==> flow/design.v <==
`timescale 1ns/1ps
module adder_32bit (
    input wire [31:0] a,
    input wire [31:0] b,
    output wire [31:0] sum
);
    wire [31:0] p, g;
    wire [32:0] c;
    assign c[0] = 1'b0;
    wire [7:0] block_p, block_g;
    wire [8:0] block_c;
    assign block_c[0] = 1'b0;
    assign p = a ^ b;   
    assign g = a & b;   
    assign c[1] = g[0] | (p[0] & c[0]);
    assign c[2] = g[1] | (p[1] & c[1]);
    assign c[3] = g[2] | (p[2] & c[2]);
    assign c[4] = g[3] | (p[3] & c[3]);
    assign block_p[0] = p[0] & p[1] & p[2] & p[3];
    assign block_g[0] = g[3] | (p[3] & g[2]) | (p[3] & p[2] & g[1]) | (p[3] & p[2] & p[1] & g[0]);
    assign c[5] = g[4] | (p[4] & c[4]);
    assign c[6] = g[5] | (p[5] & c[5]);
    assign c[7] = g[6] | (p[6] & c[6]);
    assign c[8] = g[7] | (p[7] & c[7]);
    assign block_p[1] = p[4] & p[5] & p[6] & p[7];
    assign block_g[1] = g[7] | (p[7] & g[6]) | (p[7] & p[6] & g[5]) | (p[7] & p[6] & p[5] & g[4]);
    assign c[9]  = g[8]  | (p[8]  & c[8]);
    assign c[10] = g[9]  | (p[9]  & c[9]);
    assign c[11] = g[10] | (p[10] & c[10]);
    assign c[12] = g[11] | (p[11] & c[11]);
    assign block_p[2] = p[8] & p[9] & p[10] & p[11];
    assign block_g[2] = g[11] | (p[11] & g[10]) | (p[11] & p[10] & g[9]) | (p[11] & p[10] & p[9] & g[8]);
    assign c[13] = g[12] | (p[12] & c[12]);
    assign c[14] = g[13] | (p[13] & c[13]);
    assign c[15] = g[14] | (p[14] & c[14]);
    assign c[16] = g[15] | (p[15] & c[15]);
    assign block_p[3] = p[12] & p[13] & p[14] & p[15];
    assign block_g[3] = g[15] | (p[15] & g[14]) | (p[15] & p[14] & g[13]) | (p[15] & p[14] & p[13] & g[12]);
    assign c[17] = g[16] | (p[16] & c[16]);
    assign c[18] = g[17] | (p[17] & c[17]);
    assign c[19] = g[18] | (p[18] & c[18]);
    assign c[20] = g[19] | (p[19] & c[19]);
    assign block_p[4] = p[16] & p[17] & p[18] & p[19];
    assign block_g[4] = g[19] | (p[19] & g[18]) | (p[19] & p[18] & g[17]) | (p[19] & p[18] & p[17] & g[16]);
    assign c[21] = g[20] | (p[20] & c[20]);
    assign c[22] = g[21] | (p[21] & c[21]);
    assign c[23] = g[22] | (p[22] & c[22]);
    assign c[24] = g[23] | (p[23] & c[23]);
    assign block_p[5] = p[20] & p[21] & p[22] & p[23];
    assign block_g[5] = g[23] | (p[23] & g[22]) | (p[23] & p[22] & g[21]) | (p[23] & p[22] & p[21] & g[20]);
    assign c[25] = g[24] | (p[24] & c[24]);
    assign c[26] = g[25] | (p[25] & c[25]);
    assign c[27] = g[26] | (p[26] & c[26]);
    assign c[28] = g[27] | (p[27] & c[27]);
    assign block_p[6] = p[24] & p[25] & p[26] & p[27];
    assign block_g[6] = g[27] | (p[27] & g[26]) | (p[27] & p[26] & g[25]) | (p[27] & p[26] & p[25] & g[24]);
    assign c[29] = g[28] | (p[28] & c[28]);
    assign c[30] = g[29] | (p[29] & c[29]);
    assign c[31] = g[30] | (p[30] & c[30]);
    assign c[32] = g[31] | (p[31] & c[31]);
    assign block_p[7] = p[28] & p[29] & p[30] & p[31];
    assign block_g[7] = g[31] | (p[31] & g[30]) | (p[31] & p[30] & g[29]) | (p[31] & p[30] & p[29] & g[28]);
    assign block_c[1] = block_g[0] | (block_p[0] & block_c[0]);
    assign block_c[2] = block_g[1] | (block_p[1] & block_c[1]);
    assign block_c[3] = block_g[2] | (block_p[2] & block_c[2]);
    assign block_c[4] = block_g[3] | (block_p[3] & block_c[3]);
    assign block_c[5] = block_g[4] | (block_p[4] & block_c[4]);
    assign block_c[6] = block_g[5] | (block_p[5] & block_c[5]);
    assign block_c[7] = block_g[6] | (block_p[6] & block_c[6]);
    assign block_c[8] = block_g[7] | (block_p[7] & block_c[7]);
    assign sum = p ^ c[31:0];
endmodule
`timescale 1ns/1ps
module csa_32bit (
    input wire [31:0] a,
    input wire [31:0] b,
    input wire [31:0] c,
    output wire [31:0] sum,
    output wire [31:0] carry
);
    genvar i;
    generate
        for (i = 0; i < 32; i = i + 1) begin : csa_bit
            full_adder fa (
                .a(a[i]),
                .b(b[i]),
                .c_in(c[i]),
                .sum(sum[i]),
                .c_out(carry[i])
            );
        end
    endgenerate
endmodule
module full_adder (
    input wire a,
    input wire b,
    input wire c_in,
    output wire sum,
    output wire c_out
);
    wire xor_ab, and_ab, and_xor_cin;
    xor_gate xor1 (.a(a), .b(b), .out(xor_ab));
    xor_gate xor2 (.a(xor_ab), .b(c_in), .out(sum));
    and_gate and1 (.a(a), .b(b), .out(and_ab));
    and_gate and2 (.a(xor_ab), .b(c_in), .out(and_xor_cin));
    or_gate or1 (.a(and_ab), .b(and_xor_cin), .out(c_out));
endmodule
`timescale 1ns/1ps
module and_gate (
    input wire a,
    input wire b,
    output wire out
);
    and(out,a,b);
endmodule
module xor_gate (
    input wire a,
    input wire b,
    output wire out
);
    xor(out,a,b);
endmodule
module or_gate (
    input wire a,
    input wire b,
    output wire out
);
    or(out,a,b);
endmodule
module multiplier_16bit (
    input wire [15:0] a,
    input wire [15:0] b,
    output wire [31:0] product
);
    wire [31:0] pp [15:0];
    genvar i, j;
    generate
        for (i = 0; i < 16; i = i + 1) begin : pp_row
            for (j = 0; j < 16; j = j + 1) begin : pp_col
                wire pp_bit;
                and pp_and (pp_bit, a[j], b[i]);
                assign pp[i][j+i] = pp_bit;
            end
            if (i > 0) begin : lower_zeros
                for (j = 0; j < i; j = j + 1) begin : lz
                    assign pp[i][j] = 1'b0;
                end
            end
            if (i + 16 < 32) begin : upper_zeros
                for (j = i + 16; j < 32; j = j + 1) begin : uz
                    assign pp[i][j] = 1'b0;
                end
            end
        end
    endgenerate
    wire [31:0] s1_sum[5:0], s1_carry[5:0];
    csa_32bit csa1_0 (.a(pp[0]), .b(pp[1]), .c(pp[2]), .sum(s1_sum[0]), .carry(s1_carry[0]));
    csa_32bit csa1_1 (.a(pp[3]), .b(pp[4]), .c(pp[5]), .sum(s1_sum[1]), .carry(s1_carry[1]));
    csa_32bit csa1_2 (.a(pp[6]), .b(pp[7]), .c(pp[8]), .sum(s1_sum[2]), .carry(s1_carry[2]));
    csa_32bit csa1_3 (.a(pp[9]), .b(pp[10]), .c(pp[11]), .sum(s1_sum[3]), .carry(s1_carry[3]));
    csa_32bit csa1_4 (.a(pp[12]), .b(pp[13]), .c(pp[14]), .sum(s1_sum[4]), .carry(s1_carry[4]));
    assign s1_sum[5] = pp[15];
    assign s1_carry[5] = 32'd0;
    wire [31:0] s2_sum[3:0], s2_carry[3:0];
    csa_32bit csa2_0 (.a(s1_sum[0]), .b({s1_carry[0][30:0], 1'b0}), .c(s1_sum[1]),
                      .sum(s2_sum[0]), .carry(s2_carry[0]));
    csa_32bit csa2_1 (.a({s1_carry[1][30:0], 1'b0}), .b(s1_sum[2]), .c({s1_carry[2][30:0], 1'b0}),
                      .sum(s2_sum[1]), .carry(s2_carry[1]));
    csa_32bit csa2_2 (.a(s1_sum[3]), .b({s1_carry[3][30:0], 1'b0}), .c(s1_sum[4]),
                      .sum(s2_sum[2]), .carry(s2_carry[2]));
    csa_32bit csa2_3 (.a({s1_carry[4][30:0], 1'b0}), .b(s1_sum[5]), .c({s1_carry[5][30:0], 1'b0}),
                      .sum(s2_sum[3]), .carry(s2_carry[3]));
    wire [31:0] s3_sum[2:0], s3_carry[2:0];
    csa_32bit csa3_0 (.a(s2_sum[0]), .b({s2_carry[0][30:0], 1'b0}), .c(s2_sum[1]),
                      .sum(s3_sum[0]), .carry(s3_carry[0]));
    csa_32bit csa3_1 (.a({s2_carry[1][30:0], 1'b0}), .b(s2_sum[2]), .c({s2_carry[2][30:0], 1'b0}),
                      .sum(s3_sum[1]), .carry(s3_carry[1]));
    assign s3_sum[2] = s2_sum[3];
    assign s3_carry[2] = {s2_carry[3][30:0], 1'b0};
    wire [31:0] s4_sum[1:0], s4_carry[1:0];
    csa_32bit csa4_0 (.a(s3_sum[0]), .b({s3_carry[0][30:0], 1'b0}), .c(s3_sum[1]),
                      .sum(s4_sum[0]), .carry(s4_carry[0]));
    csa_32bit csa4_1 (.a({s3_carry[1][30:0], 1'b0}), .b(s3_sum[2]), .c(s3_carry[2]),
                      .sum(s4_sum[1]), .carry(s4_carry[1]));
    wire [31:0] final_sum, final_carry;
    csa_32bit csa_final (.a(s4_sum[0]), .b({s4_carry[0][30:0], 1'b0}), .c(s4_sum[1]),
                         .sum(final_sum), .carry(final_carry));
    wire [31:0] shifted_carry;
    assign shifted_carry = {final_carry[30:0], 1'b0};
    wire [31:0] temp_sum;
    adder_32bit final_adder1 (.a(final_sum), .b(shifted_carry), .sum(temp_sum));
    wire [31:0] shifted_carry2;
    assign shifted_carry2 = {s4_carry[1][30:0], 1'b0};
    adder_32bit final_adder2 (.a(temp_sum), .b(shifted_carry2), .sum(product));
endmodule
`timescale 1ns/1ps
module pe (
    input wire clk,
    input wire rst_n,
    input wire en,
    input wire [15:0] a_in,       
    input wire [15:0] b_in,       
    input wire [31:0] partial_sum_in,   
    input wire load_acc,          
    output reg [15:0] a_out,      
    output reg [15:0] b_out,      
    output wire [31:0] acc_out    
);
    wire [31:0] mult_result;
    wire [31:0] add_result;
    reg [31:0] accumulator;
    multiplier_16bit mult_inst (
        .a(a_in),
        .b(b_in),
        .product(mult_result)
    );
    adder_32bit add_inst (
        .a(accumulator),
        .b(mult_result),
        .sum(add_result)
    );
    always @(posedge clk or negedge rst_n) begin
        if (!rst_n) begin
            accumulator <= 32'd0;
        end else if (load_acc) begin
            accumulator <= partial_sum_in;
        end else if (en) begin
            accumulator <= add_result;
        end
    end
    always @(posedge clk or negedge rst_n) begin
        if (!rst_n) begin
            a_out <= 16'd0;
            b_out <= 16'd0;
        end else if (en) begin
            a_out <= a_in;
            b_out <= b_in;
        end
    end
    assign acc_out = accumulator;
endmodule
`timescale 1ns/1ps
module mac_array_4x4 (
    input wire clk,
    input wire rst_n,
    input wire en,
    input wire load_acc,
    input wire [15:0] a_in_0,
    input wire [15:0] a_in_1,
    input wire [15:0] a_in_2,
    input wire [15:0] a_in_3,
    input wire [15:0] b_in_0,
    input wire [15:0] b_in_1,
    input wire [15:0] b_in_2,
    input wire [15:0] b_in_3,
    input wire [511:0] partial_sum_init,
    output wire [31:0] result_0_0, result_0_1, result_0_2, result_0_3,
    output wire [31:0] result_1_0, result_1_1, result_1_2, result_1_3,
    output wire [31:0] result_2_0, result_2_1, result_2_2, result_2_3,
    output wire [31:0] result_3_0, result_3_1, result_3_2, result_3_3
);
    wire [15:0] a_wire [0:3][0:4];   
    wire [15:0] b_wire [0:4][0:3];   
    assign a_wire[0][0] = a_in_0;
    assign a_wire[1][0] = a_in_1;
    assign a_wire[2][0] = a_in_2;
    assign a_wire[3][0] = a_in_3;
    assign b_wire[0][0] = b_in_0;
    assign b_wire[0][1] = b_in_1;
    assign b_wire[0][2] = b_in_2;
    assign b_wire[0][3] = b_in_3;
    wire [31:0] acc_out [0:3][0:3];
    genvar row, col;
    generate
        for (row = 0; row < 4; row = row + 1) begin : pe_row
            for (col = 0; col < 4; col = col + 1) begin : pe_col
                pe pe_inst (
                    .clk(clk),
                    .rst_n(rst_n),
                    .en(en),
                    .a_in(a_wire[row][col]),
                    .b_in(b_wire[row][col]),
                    .partial_sum_in(partial_sum_init[(row*4+col)*32 +: 32]),
                    .load_acc(load_acc),
                    .a_out(a_wire[row][col+1]),
                    .b_out(b_wire[row+1][col]),
                    .acc_out(acc_out[row][col])
                );
            end
        end
    endgenerate
    assign result_0_0 = acc_out[0][0];
    assign result_0_1 = acc_out[0][1];
    assign result_0_2 = acc_out[0][2];
    assign result_0_3 = acc_out[0][3];
    assign result_1_0 = acc_out[1][0];
    assign result_1_1 = acc_out[1][1];
    assign result_1_2 = acc_out[1][2];
    assign result_1_3 = acc_out[1][3];
    assign result_2_0 = acc_out[2][0];
    assign result_2_1 = acc_out[2][1];
    assign result_2_2 = acc_out[2][2];
    assign result_2_3 = acc_out[2][3];
    assign result_3_0 = acc_out[3][0];
    assign result_3_1 = acc_out[3][1];
    assign result_3_2 = acc_out[3][2];
    assign result_3_3 = acc_out[3][3];
endmodule
; Tool chain data of mac_array_4x4
; Tool output for the design above before and after an edit, in the order of the flow.
; Lines under "orig" count in the file above, lines under "edited" in the edited file.
; "delta": "edited" minus "orig" as printed here. "change_rel_pct": 100 x difference / "orig".
; A cell with -- has no value.
[setup]
design = mac_array_4x4
clk_port = clk
lib = sky130hd
lib_corner = tt_025C_1v80

; Diff
; The edit as a unified diff against the file above.
; A script made this edit. It changes what the design does and was not meant as an optimisation.
; begin of diff
@@ -225,5 +225,5 @@
         end else if (load_acc) begin
             accumulator <= partial_sum_in;
-        end else if (en) begin
+        end else begin
             accumulator <= add_result;
         end
; end of diff

; After elaboration
; Counts by Yosys on the flattened word-level netlist (proc, flatten, opt, wreduce). Print and check cells are left out. Cells with the same type and inputs are merged into one.
[word_totals]
columns = item, orig, edited, delta, change_rel_pct
row1 = regBits, 896, 896, 0, 0.00
row2 = input_bits, 644, 644, 0, 0.00
row3 = out_inout_bits, 512, 512, 0, 0.00
row4 = word_cells, 23785, 23768, -17, -0.07
[op_classes]
columns = item, orig, edited, delta, change_rel_pct
row1 = muxes, 32, 16, -16, -50.00
row2 = logic, 23712, 23712, 0, 0.00
row3 = reduce_and_logical, 1, 0, -1, -100.00
[ops]
columns = op, orig, edited, delta, change_rel_pct
row1 = 32-bit 2-to-1 mux, 32, 16, -16, -50.00
row2 = 2-bit nonzero test, 1, 0, -1, -100.00
; Operator kinds equal on both sides are left out: 7.

; Depth
; Yosys ltp: most cells in a row. Word level: on the elaborated netlist, between registers, memories and ports. Mapped: between sequential cells and ports; inverters and the memories' decode and read muxes count.
[logic_depth]
columns = item, orig, edited, delta, change_rel_pct
row1 = ltp_word, 204, 203, -1, -0.49
row2 = abc_area, 0, 0, --, --
row3 = mapped_depth, 48, 47, -1, -2.08
row4 = ltp_nobuf, 47, 46, -1, -2.13

; Synthesis result
; The flow's flattened synthesis, as Yosys stat reports it; memories are mapped. The netlist is that of the ABC_AREA named above (0 if unset); the other value can give another one.
[mapped]
columns = item, orig, edited, delta, change_rel_pct
row1 = cells, 17773, 16589, -1184, -6.66
row2 = mapped_area_um2, 175240.6, 171662.1, -3578.5, -2.04
row3 = seq_area_um2, 22421.5, 22421.5, 0.0, 0.00
row4 = ff_cells, 896, 896, 0, 0.00
row5 = buffers, 780, 637, -143, -18.33
[types]
columns = cell, orig, edited, delta, change_rel_pct
row1 = sky130_fd_sc_hd__nand2_1, 1158, 405, -753, -65.03
row2 = sky130_fd_sc_hd__o21ai_0, 912, 229, -683, -74.89
row3 = sky130_fd_sc_hd__inv_1, 4471, 4731, 260, 5.82
row4 = sky130_fd_sc_hd__mux2i_1, 16, 267, 251, 1568.75
row5 = sky130_fd_sc_hd__buf_2, 142, 32, -110, -77.46
row6 = sky130_fd_sc_hd__o21ai_1, 63, 0, -63, -100.00
row7 = sky130_fd_sc_hd__buf_6, 14, 66, 52, 371.43
row8 = sky130_fd_sc_hd__buf_4, 53, 5, -48, -90.57
row9 = sky130_fd_sc_hd__clkbuf_1, 570, 534, -36, -6.32
row10 = sky130_fd_sc_hd__mux2_1, 0, 30, 30, --
row11 = sky130_fd_sc_hd__nor2_1, 17, 0, -17, -100.00
row12 = sky130_fd_sc_hd__xor2_1, 16, 0, -16, -100.00
row13 = sky130_fd_sc_hd__xnor3_1, 0, 16, 16, --
row14 = sky130_fd_sc_hd__mux2_2, 385, 370, -15, -3.90
row15 = sky130_fd_sc_hd__nand2b_1, 10, 0, -10, -100.00
row16 = sky130_fd_sc_hd__a2bb2oi_1, 9, 0, -9, -100.00
row17 = sky130_fd_sc_hd__nand3_1, 9, 0, -9, -100.00
row18 = sky130_fd_sc_hd__o211ai_1, 9, 0, -9, -100.00
; Cell types equal on both sides are left out: 5.
; Not every row of either side is listed.
; The figures by module come from a second, unflattened synthesis with its own total; it is not the netlist above.
[unflattened]
columns = item, orig, edited, delta, change_rel_pct
row1 = cells_unflattened, 45296, 44176, -1120, -2.47
row2 = hier_area_um2, 366071.1, 364129.2, -1941.9, -0.53
; Each row is one instance without its submodules.
[by_module_orig]
columns = module, n_inst, cells, mod_area_um2
row1 = xor_gate, 14336, 1, 8.8
row2 = and_gate, 14336, 1, 6.3
row3 = pe, 16, 206, 2811.4
row4 = or_gate, 7168, 1, 6.3
row5 = adder_32bit, 48, 32, 636.9
row6 = multiplier_16bit, 16, 289, 1901.8
row7 = csa_32bit, 224, 0, 0.0
row8 = full_adder, 7168, 0, 0.0
row9 = mac_array_4x4, 1, 0, 0.0
[by_module_edited]
columns = module, n_inst, cells, mod_area_um2
row1 = xor_gate, 14336, 1, 8.8
row2 = and_gate, 14336, 1, 6.3
row3 = or_gate, 7168, 1, 6.3
row4 = pe, 16, 136, 2690.1
row5 = adder_32bit, 48, 32, 636.9
row6 = multiplier_16bit, 16, 289, 1901.8
row7 = csa_32bit, 224, 0, 0.0
row8 = full_adder, 7168, 0, 0.0
row9 = mac_array_4x4, 1, 0, 0.0

; Worst setup path after synthesis
; Source: OpenSTA report_checks on the synthesized netlist (no wires, ideal clock, input and output delay 20% of the period each), path of least setup slack; recovery checks are left aside. Register names are those of the netlist, which keeps one name where synthesis merged equal registers.
[synth_timing]
columns = item, orig, edited, delta, change_rel_pct
row1 = kind, input to register, input to register, --, --
row2 = start, input port b_in_0[0], input port b_in_2[0], --, --
row3 = end, register pe_row[0].pe_col[0].pe_inst.accumulator[31], register pe_row[0].pe_col[2].pe_inst.accumulator[31], --, --
row4 = period_ns, 18.0, 18.0, 0.0, 0.00
row5 = in_delay_ns, 3.600, 3.600, 0.000, 0.00
row6 = t_first_pin_ns, 3.600, 3.600, 0.000, 0.00
row7 = arrival_ns, 16.868, 16.891, 0.023, 0.14
row8 = required_time_ns, 17.884, 17.867, -0.017, -0.10
row9 = setup_slack_ns, 1.016, 0.976, -0.040, --
row10 = delay_ns, 13.384, 13.424, 0.040, 0.30
row11 = driving_pins, 41, 41, 0, 0.00
row12 = period_less_setup_slack_ns, 16.984, 17.024, 0.040, 0.24
; "delay_ns" = arrival - input delay + setup time.
; "driving_pins" counts driving pins, that of a launching flip-flop among them; a cell with two outputs on the path counts twice.
; "period_less_setup_slack_ns" = period - worst setup slack (recovery checks aside). The figure is calculated, with input and output delays left at 20% of the set period.
; Between the ends stands the longest chain of elaborated cells between them, by number of cells; it is not shown to be the way that was timed. Of several equally long chains one is given.
; Each line given opens the expression or statement behind the cell; cells for indexed reads and writes are added by Yosys, which also makes memories of some case tables.
; At most two assigning lines are given for a register; there are more.
[synth_via_orig]
path_cell_list = sky130_fd_sc_hd__clkbuf_1 > sky130_fd_sc_hd__and2_1 > sky130_fd_sc_hd__fa_1 > sky130_fd_sc_hd__inv_1 > sky130_fd_sc_hd__fa_1 > sky130_fd_sc_hd__fa_1 > sky130_fd_sc_hd__fa_1 > sky130_fd_sc_hd__inv_1 > sky130_fd_sc_hd__ha_1 > sky130_fd_sc_hd__fa_1 > sky130_fd_sc_hd__inv_1 > sky130_fd_sc_hd__fa_1 > sky130_fd_sc_hd__fa_1 > sky130_fd_sc_hd__fa_1 > sky130_fd_sc_hd__fa_1 > sky130_fd_sc_hd__fa_1 > sky130_fd_sc_hd__fa_1 > sky130_fd_sc_hd__fa_1 > (+5 left out) > sky130_fd_sc_hd__fa_1 > sky130_fd_sc_hd__fa_1 > sky130_fd_sc_hd__fa_1 > sky130_fd_sc_hd__fa_1 > sky130_fd_sc_hd__fa_1 > sky130_fd_sc_hd__fa_1 > sky130_fd_sc_hd__fa_1 > sky130_fd_sc_hd__fa_1 > sky130_fd_sc_hd__fa_1 > sky130_fd_sc_hd__fa_1 > sky130_fd_sc_hd__fa_1 > sky130_fd_sc_hd__fa_1 > sky130_fd_sc_hd__fa_1 > sky130_fd_sc_hd__fa_1 > sky130_fd_sc_hd__fa_1 > sky130_fd_sc_hd__xnor2_1 > sky130_fd_sc_hd__xnor2_1 > sky130_fd_sc_hd__o311ai_0
elab_chain_len = 71
[synth_rtl_orig]
columns = item, line_no
row1 = start: declaration, 252  ; input wire [15:0] b_in_0,
row2 = 1-bit AND, 141  ; and pp_and (pp_bit, a[j], b[i]);
row3 = 1-bit XOR, 121  ; xor(out,a,b);
row4 = 1-bit AND, 114  ; and(out,a,b);
row5 = 1-bit OR, 128  ; or(out,a,b);
row6 = 1-bit XOR, 121
row7 = 1-bit AND, 114
row8 = 1-bit OR, 128
row9 = (+57 left out), --
row10 = 31-bit by 32-bit XOR with 32-bit output, 71  ; assign sum = p ^ c[31:0];
row11 = 32-bit XOR, 13  ; assign p = a ^ b;
row12 = 32-bit XOR, 71
row13 = 32-bit XOR, 13
row14 = 32-bit XOR, 71
row15 = 32-bit 2-to-1 mux, 227  ; end else if (en) begin
row16 = 32-bit 2-to-1 mux, 225  ; end else if (load_acc) begin
row17 = end: assignment, 226  ; accumulator <= partial_sum_in;
row18 = end: assignment, 228  ; accumulator <= add_result;
row19 = end: declaration, 211  ; reg [31:0] accumulator;
[synth_via_edited]
path_cell_list = sky130_fd_sc_hd__clkbuf_1 > sky130_fd_sc_hd__and2_1 > sky130_fd_sc_hd__fa_1 > sky130_fd_sc_hd__inv_1 > sky130_fd_sc_hd__fa_1 > sky130_fd_sc_hd__fa_1 > sky130_fd_sc_hd__fa_1 > sky130_fd_sc_hd__inv_1 > sky130_fd_sc_hd__ha_1 > sky130_fd_sc_hd__fa_1 > sky130_fd_sc_hd__inv_1 > sky130_fd_sc_hd__fa_1 > sky130_fd_sc_hd__fa_1 > sky130_fd_sc_hd__fa_1 > sky130_fd_sc_hd__fa_1 > sky130_fd_sc_hd__fa_1 > sky130_fd_sc_hd__fa_1 > sky130_fd_sc_hd__fa_1 > (+5 left out) > sky130_fd_sc_hd__fa_1 > sky130_fd_sc_hd__fa_1 > sky130_fd_sc_hd__fa_1 > sky130_fd_sc_hd__fa_1 > sky130_fd_sc_hd__fa_1 > sky130_fd_sc_hd__fa_1 > sky130_fd_sc_hd__fa_1 > sky130_fd_sc_hd__fa_1 > sky130_fd_sc_hd__fa_1 > sky130_fd_sc_hd__fa_1 > sky130_fd_sc_hd__fa_1 > sky130_fd_sc_hd__fa_1 > sky130_fd_sc_hd__fa_1 > sky130_fd_sc_hd__fa_1 > sky130_fd_sc_hd__fa_1 > sky130_fd_sc_hd__xnor3_1 > sky130_fd_sc_hd__xnor2_1 > sky130_fd_sc_hd__o21ai_0
elab_chain_len = 70
[synth_rtl_edited]
columns = item, line_no
row1 = start: declaration, 254  ; input wire [15:0] b_in_2,
row2 = 1-bit AND, 141  ; and pp_and (pp_bit, a[j], b[i]);
row3 = 1-bit XOR, 121  ; xor(out,a,b);
row4 = 1-bit AND, 114  ; and(out,a,b);
row5 = 1-bit OR, 128  ; or(out,a,b);
row6 = 1-bit XOR, 121
row7 = 1-bit AND, 114
row8 = 1-bit OR, 128
row9 = (+56 left out), --
row10 = 1-bit OR, 59  ; assign c[31] = g[30] | (p[30] & c[30]);
row11 = 31-bit by 32-bit XOR with 32-bit output, 71  ; assign sum = p ^ c[31:0];
row12 = 32-bit XOR, 13  ; assign p = a ^ b;
row13 = 32-bit XOR, 71
row14 = 32-bit XOR, 13
row15 = 32-bit XOR, 71
row16 = 32-bit 2-to-1 mux, 225  ; end else if (load_acc) begin
row17 = end: assignment, 226  ; accumulator <= partial_sum_in;
row18 = end: assignment, 228  ; accumulator <= add_result;
row19 = end: declaration, 211  ; reg [31:0] accumulator;

; Path in the finished layout
; Path of least setup slack in the final report of each run of pair A (OpenROAD, finished layout, wires in). Where an end is a register, its clock arrival counts in the times.
[layout_timing]
columns = item, orig, edited, delta, change_rel_pct
row1 = kind, input to register, input to register, --, --
row2 = start, input port b_in_1[0], input port b_in_3[5], --, --
row3 = end, register pe_row[0].pe_col[1].pe_inst.accumulator[31], register pe_row[0].pe_col[3].pe_inst.accumulator[31], --, --
row4 = period_ns, 17.3, 17.3, 0.0, 0.00
row5 = in_delay_ns, 3.46, 3.46, 0.00, 0.00
row6 = t_first_pin_ns, 3.46, 3.46, 0.00, 0.00
row7 = arrival_ns, 17.73, 17.63, -0.10, -0.56
row8 = required_time_ns, 18.10, 18.02, -0.08, -0.44
row9 = setup_slack_ns, 0.37, 0.39, 0.02, --
row10 = driving_pins, 44, 41, -3, -6.82
; Between the ends stands the longest chain of elaborated cells between them, by number of cells; it is not shown to be the way that was timed. Of several equally long chains one is given.
; At most two assigning lines are given for a register; there are more.
[layout_via_orig]
path_cell_list = sky130_fd_sc_hd__clkdlybuf4s50_1 > sky130_fd_sc_hd__buf_12 > sky130_fd_sc_hd__and2_1 > sky130_fd_sc_hd__fa_1 > sky130_fd_sc_hd__inv_1 > sky130_fd_sc_hd__fa_1 > sky130_fd_sc_hd__fa_1 > sky130_fd_sc_hd__fa_1 > sky130_fd_sc_hd__inv_1 > sky130_fd_sc_hd__ha_1 > sky130_fd_sc_hd__fa_1 > sky130_fd_sc_hd__inv_1 > sky130_fd_sc_hd__fa_1 > sky130_fd_sc_hd__fa_1 > sky130_fd_sc_hd__fa_1 > sky130_fd_sc_hd__fa_2 > sky130_fd_sc_hd__fa_1 > sky130_fd_sc_hd__fa_1 > (+8 left out) > sky130_fd_sc_hd__fa_1 > sky130_fd_sc_hd__fa_1 > sky130_fd_sc_hd__fa_1 > sky130_fd_sc_hd__fa_1 > sky130_fd_sc_hd__fa_1 > sky130_fd_sc_hd__fa_1 > sky130_fd_sc_hd__fa_1 > sky130_fd_sc_hd__fa_1 > sky130_fd_sc_hd__fa_1 > sky130_fd_sc_hd__fa_1 > sky130_fd_sc_hd__fa_1 > sky130_fd_sc_hd__fa_1 > sky130_fd_sc_hd__fa_1 > sky130_fd_sc_hd__xnor2_1 > sky130_fd_sc_hd__xnor2_1 > sky130_fd_sc_hd__buf_4 > sky130_fd_sc_hd__nand3_1 > sky130_fd_sc_hd__o211ai_1
elab_chain_len = 71
[layout_rtl_orig]
columns = item, line_no
row1 = start: declaration, 253  ; input wire [15:0] b_in_1,
row2 = 1-bit AND, 141  ; and pp_and (pp_bit, a[j], b[i]);
row3 = 1-bit XOR, 121  ; xor(out,a,b);
row4 = 1-bit AND, 114  ; and(out,a,b);
row5 = 1-bit OR, 128  ; or(out,a,b);
row6 = 1-bit XOR, 121
row7 = 1-bit AND, 114
row8 = 1-bit OR, 128
row9 = (+57 left out), --
row10 = 31-bit by 32-bit XOR with 32-bit output, 71  ; assign sum = p ^ c[31:0];
row11 = 32-bit XOR, 13  ; assign p = a ^ b;
row12 = 32-bit XOR, 71
row13 = 32-bit XOR, 13
row14 = 32-bit XOR, 71
row15 = 32-bit 2-to-1 mux, 227  ; end else if (en) begin
row16 = 32-bit 2-to-1 mux, 225  ; end else if (load_acc) begin
row17 = end: assignment, 226  ; accumulator <= partial_sum_in;
row18 = end: assignment, 228  ; accumulator <= add_result;
row19 = end: declaration, 211  ; reg [31:0] accumulator;
[layout_via_edited]
path_cell_list = sky130_fd_sc_hd__clkdlybuf4s50_1 > sky130_fd_sc_hd__buf_12 > sky130_fd_sc_hd__nand2_1 > sky130_fd_sc_hd__fa_1 > sky130_fd_sc_hd__fa_1 > sky130_fd_sc_hd__fa_1 > sky130_fd_sc_hd__fa_1 > sky130_fd_sc_hd__inv_1 > sky130_fd_sc_hd__ha_1 > sky130_fd_sc_hd__fa_1 > sky130_fd_sc_hd__inv_1 > sky130_fd_sc_hd__fa_1 > sky130_fd_sc_hd__fa_1 > sky130_fd_sc_hd__fa_1 > sky130_fd_sc_hd__fa_1 > sky130_fd_sc_hd__fa_2 > sky130_fd_sc_hd__fa_1 > sky130_fd_sc_hd__fa_1 > (+5 left out) > sky130_fd_sc_hd__fa_1 > sky130_fd_sc_hd__fa_1 > sky130_fd_sc_hd__fa_1 > sky130_fd_sc_hd__fa_1 > sky130_fd_sc_hd__fa_1 > sky130_fd_sc_hd__fa_1 > sky130_fd_sc_hd__fa_1 > sky130_fd_sc_hd__fa_1 > sky130_fd_sc_hd__fa_2 > sky130_fd_sc_hd__fa_1 > sky130_fd_sc_hd__fa_1 > sky130_fd_sc_hd__fa_1 > sky130_fd_sc_hd__fa_1 > sky130_fd_sc_hd__fa_1 > sky130_fd_sc_hd__fa_1 > sky130_fd_sc_hd__xnor3_1 > sky130_fd_sc_hd__xnor2_1 > sky130_fd_sc_hd__o21ai_0
elab_chain_len = 66
[layout_rtl_edited]
columns = item, line_no
row1 = start: declaration, 255  ; input wire [15:0] b_in_3,
row2 = 1-bit AND, 141  ; and pp_and (pp_bit, a[j], b[i]);
row3 = 1-bit XOR (6 in a row), 121  ; xor(out,a,b);
row4 = 31-bit XOR, 13  ; assign p = a ^ b;
row5 = 1-bit AND, 22  ; assign c[6] = g[5] | (p[5] & c[5]);
row6 = 1-bit OR, 22
row7 = 1-bit AND, 23  ; assign c[7] = g[6] | (p[6] & c[6]);
row8 = 1-bit OR, 23
row9 = (+47 left out), --
row10 = 1-bit OR, 59  ; assign c[31] = g[30] | (p[30] & c[30]);
row11 = 31-bit by 32-bit XOR with 32-bit output, 71  ; assign sum = p ^ c[31:0];
row12 = 32-bit XOR, 13
row13 = 32-bit XOR, 71
row14 = 32-bit XOR, 13
row15 = 32-bit XOR, 71
row16 = 32-bit 2-to-1 mux, 225  ; end else if (load_acc) begin
row17 = end: assignment, 226  ; accumulator <= partial_sum_in;
row18 = end: assignment, 228  ; accumulator <= add_result;
row19 = end: declaration, 211  ; reg [31:0] accumulator;

; Flow runs
; Runs of the flow (Yosys, OpenROAD) on both versions; the two runs of a pair have the same settings. The constraints put input and output delay at 20% of the set period each and load the outputs with 0.01 pF.
[flow_settings_pair_A]
CORE_UTILIZATION = 40
period_ns = 17.3
CAP_MARGIN = 20
CORE_MARGIN = 2
SLEW_MARGIN = 20
[results_pair_A]
columns = item, orig, edited, delta, change_rel_pct
row1 = synthArea_um2, 175240.6, 171662.1, -3578.5, -2.04
row2 = design.die.area_um2, 443409.0, 434413.0, -8996.0, -2.03
row3 = layout_utilization_pct, 45.5, 45.8, 0.3, --
row4 = setup_worst_slack_ns, 0.373, 0.390, 0.017, --
row5 = tns_setup_ns, 0.000, 0.000, 0.000, --
row6 = timing.achieved_period_ns, 16.927, 16.910, -0.017, -0.10
[flow_settings_pair_B]
CAP_MARGIN = 25
CELL_PAD_IN_SITES_DETAIL_PLACEMENT = 1
CELL_PAD_IN_SITES_GLOBAL_PLACEMENT = 2
CORE_UTILIZATION = 28
MAX_ROUTING_LAYER = met4
MIN_ROUTING_LAYER = met1
PLACE_DENSITY = 0.7
SETUP_SLACK_MARGIN = 3.84
TNS_END_PERCENT = 55
period_ns = 17.4
CORE_MARGIN = 2
SLEW_MARGIN = 20
[results_pair_B]
columns = item, orig, edited, delta, change_rel_pct
row1 = synthArea_um2, 175240.6, 171662.1, -3578.5, -2.04
row2 = design.die.area_um2, 632200.0, 619361.0, -12839.0, -2.03
row3 = layout_utilization_pct, 33.2, 33.1, -0.1, --
row4 = setup_worst_slack_ns, 1.931, 1.824, -0.107, --
row5 = tns_setup_ns, 0.000, 0.000, 0.000, --
row6 = timing.achieved_period_ns, 15.469, 15.576, 0.107, 0.69
; "timing.achieved_period_ns" means the clock period less the worst setup slack. The figure is calculated, with input and output delays left at 20% of the set period.
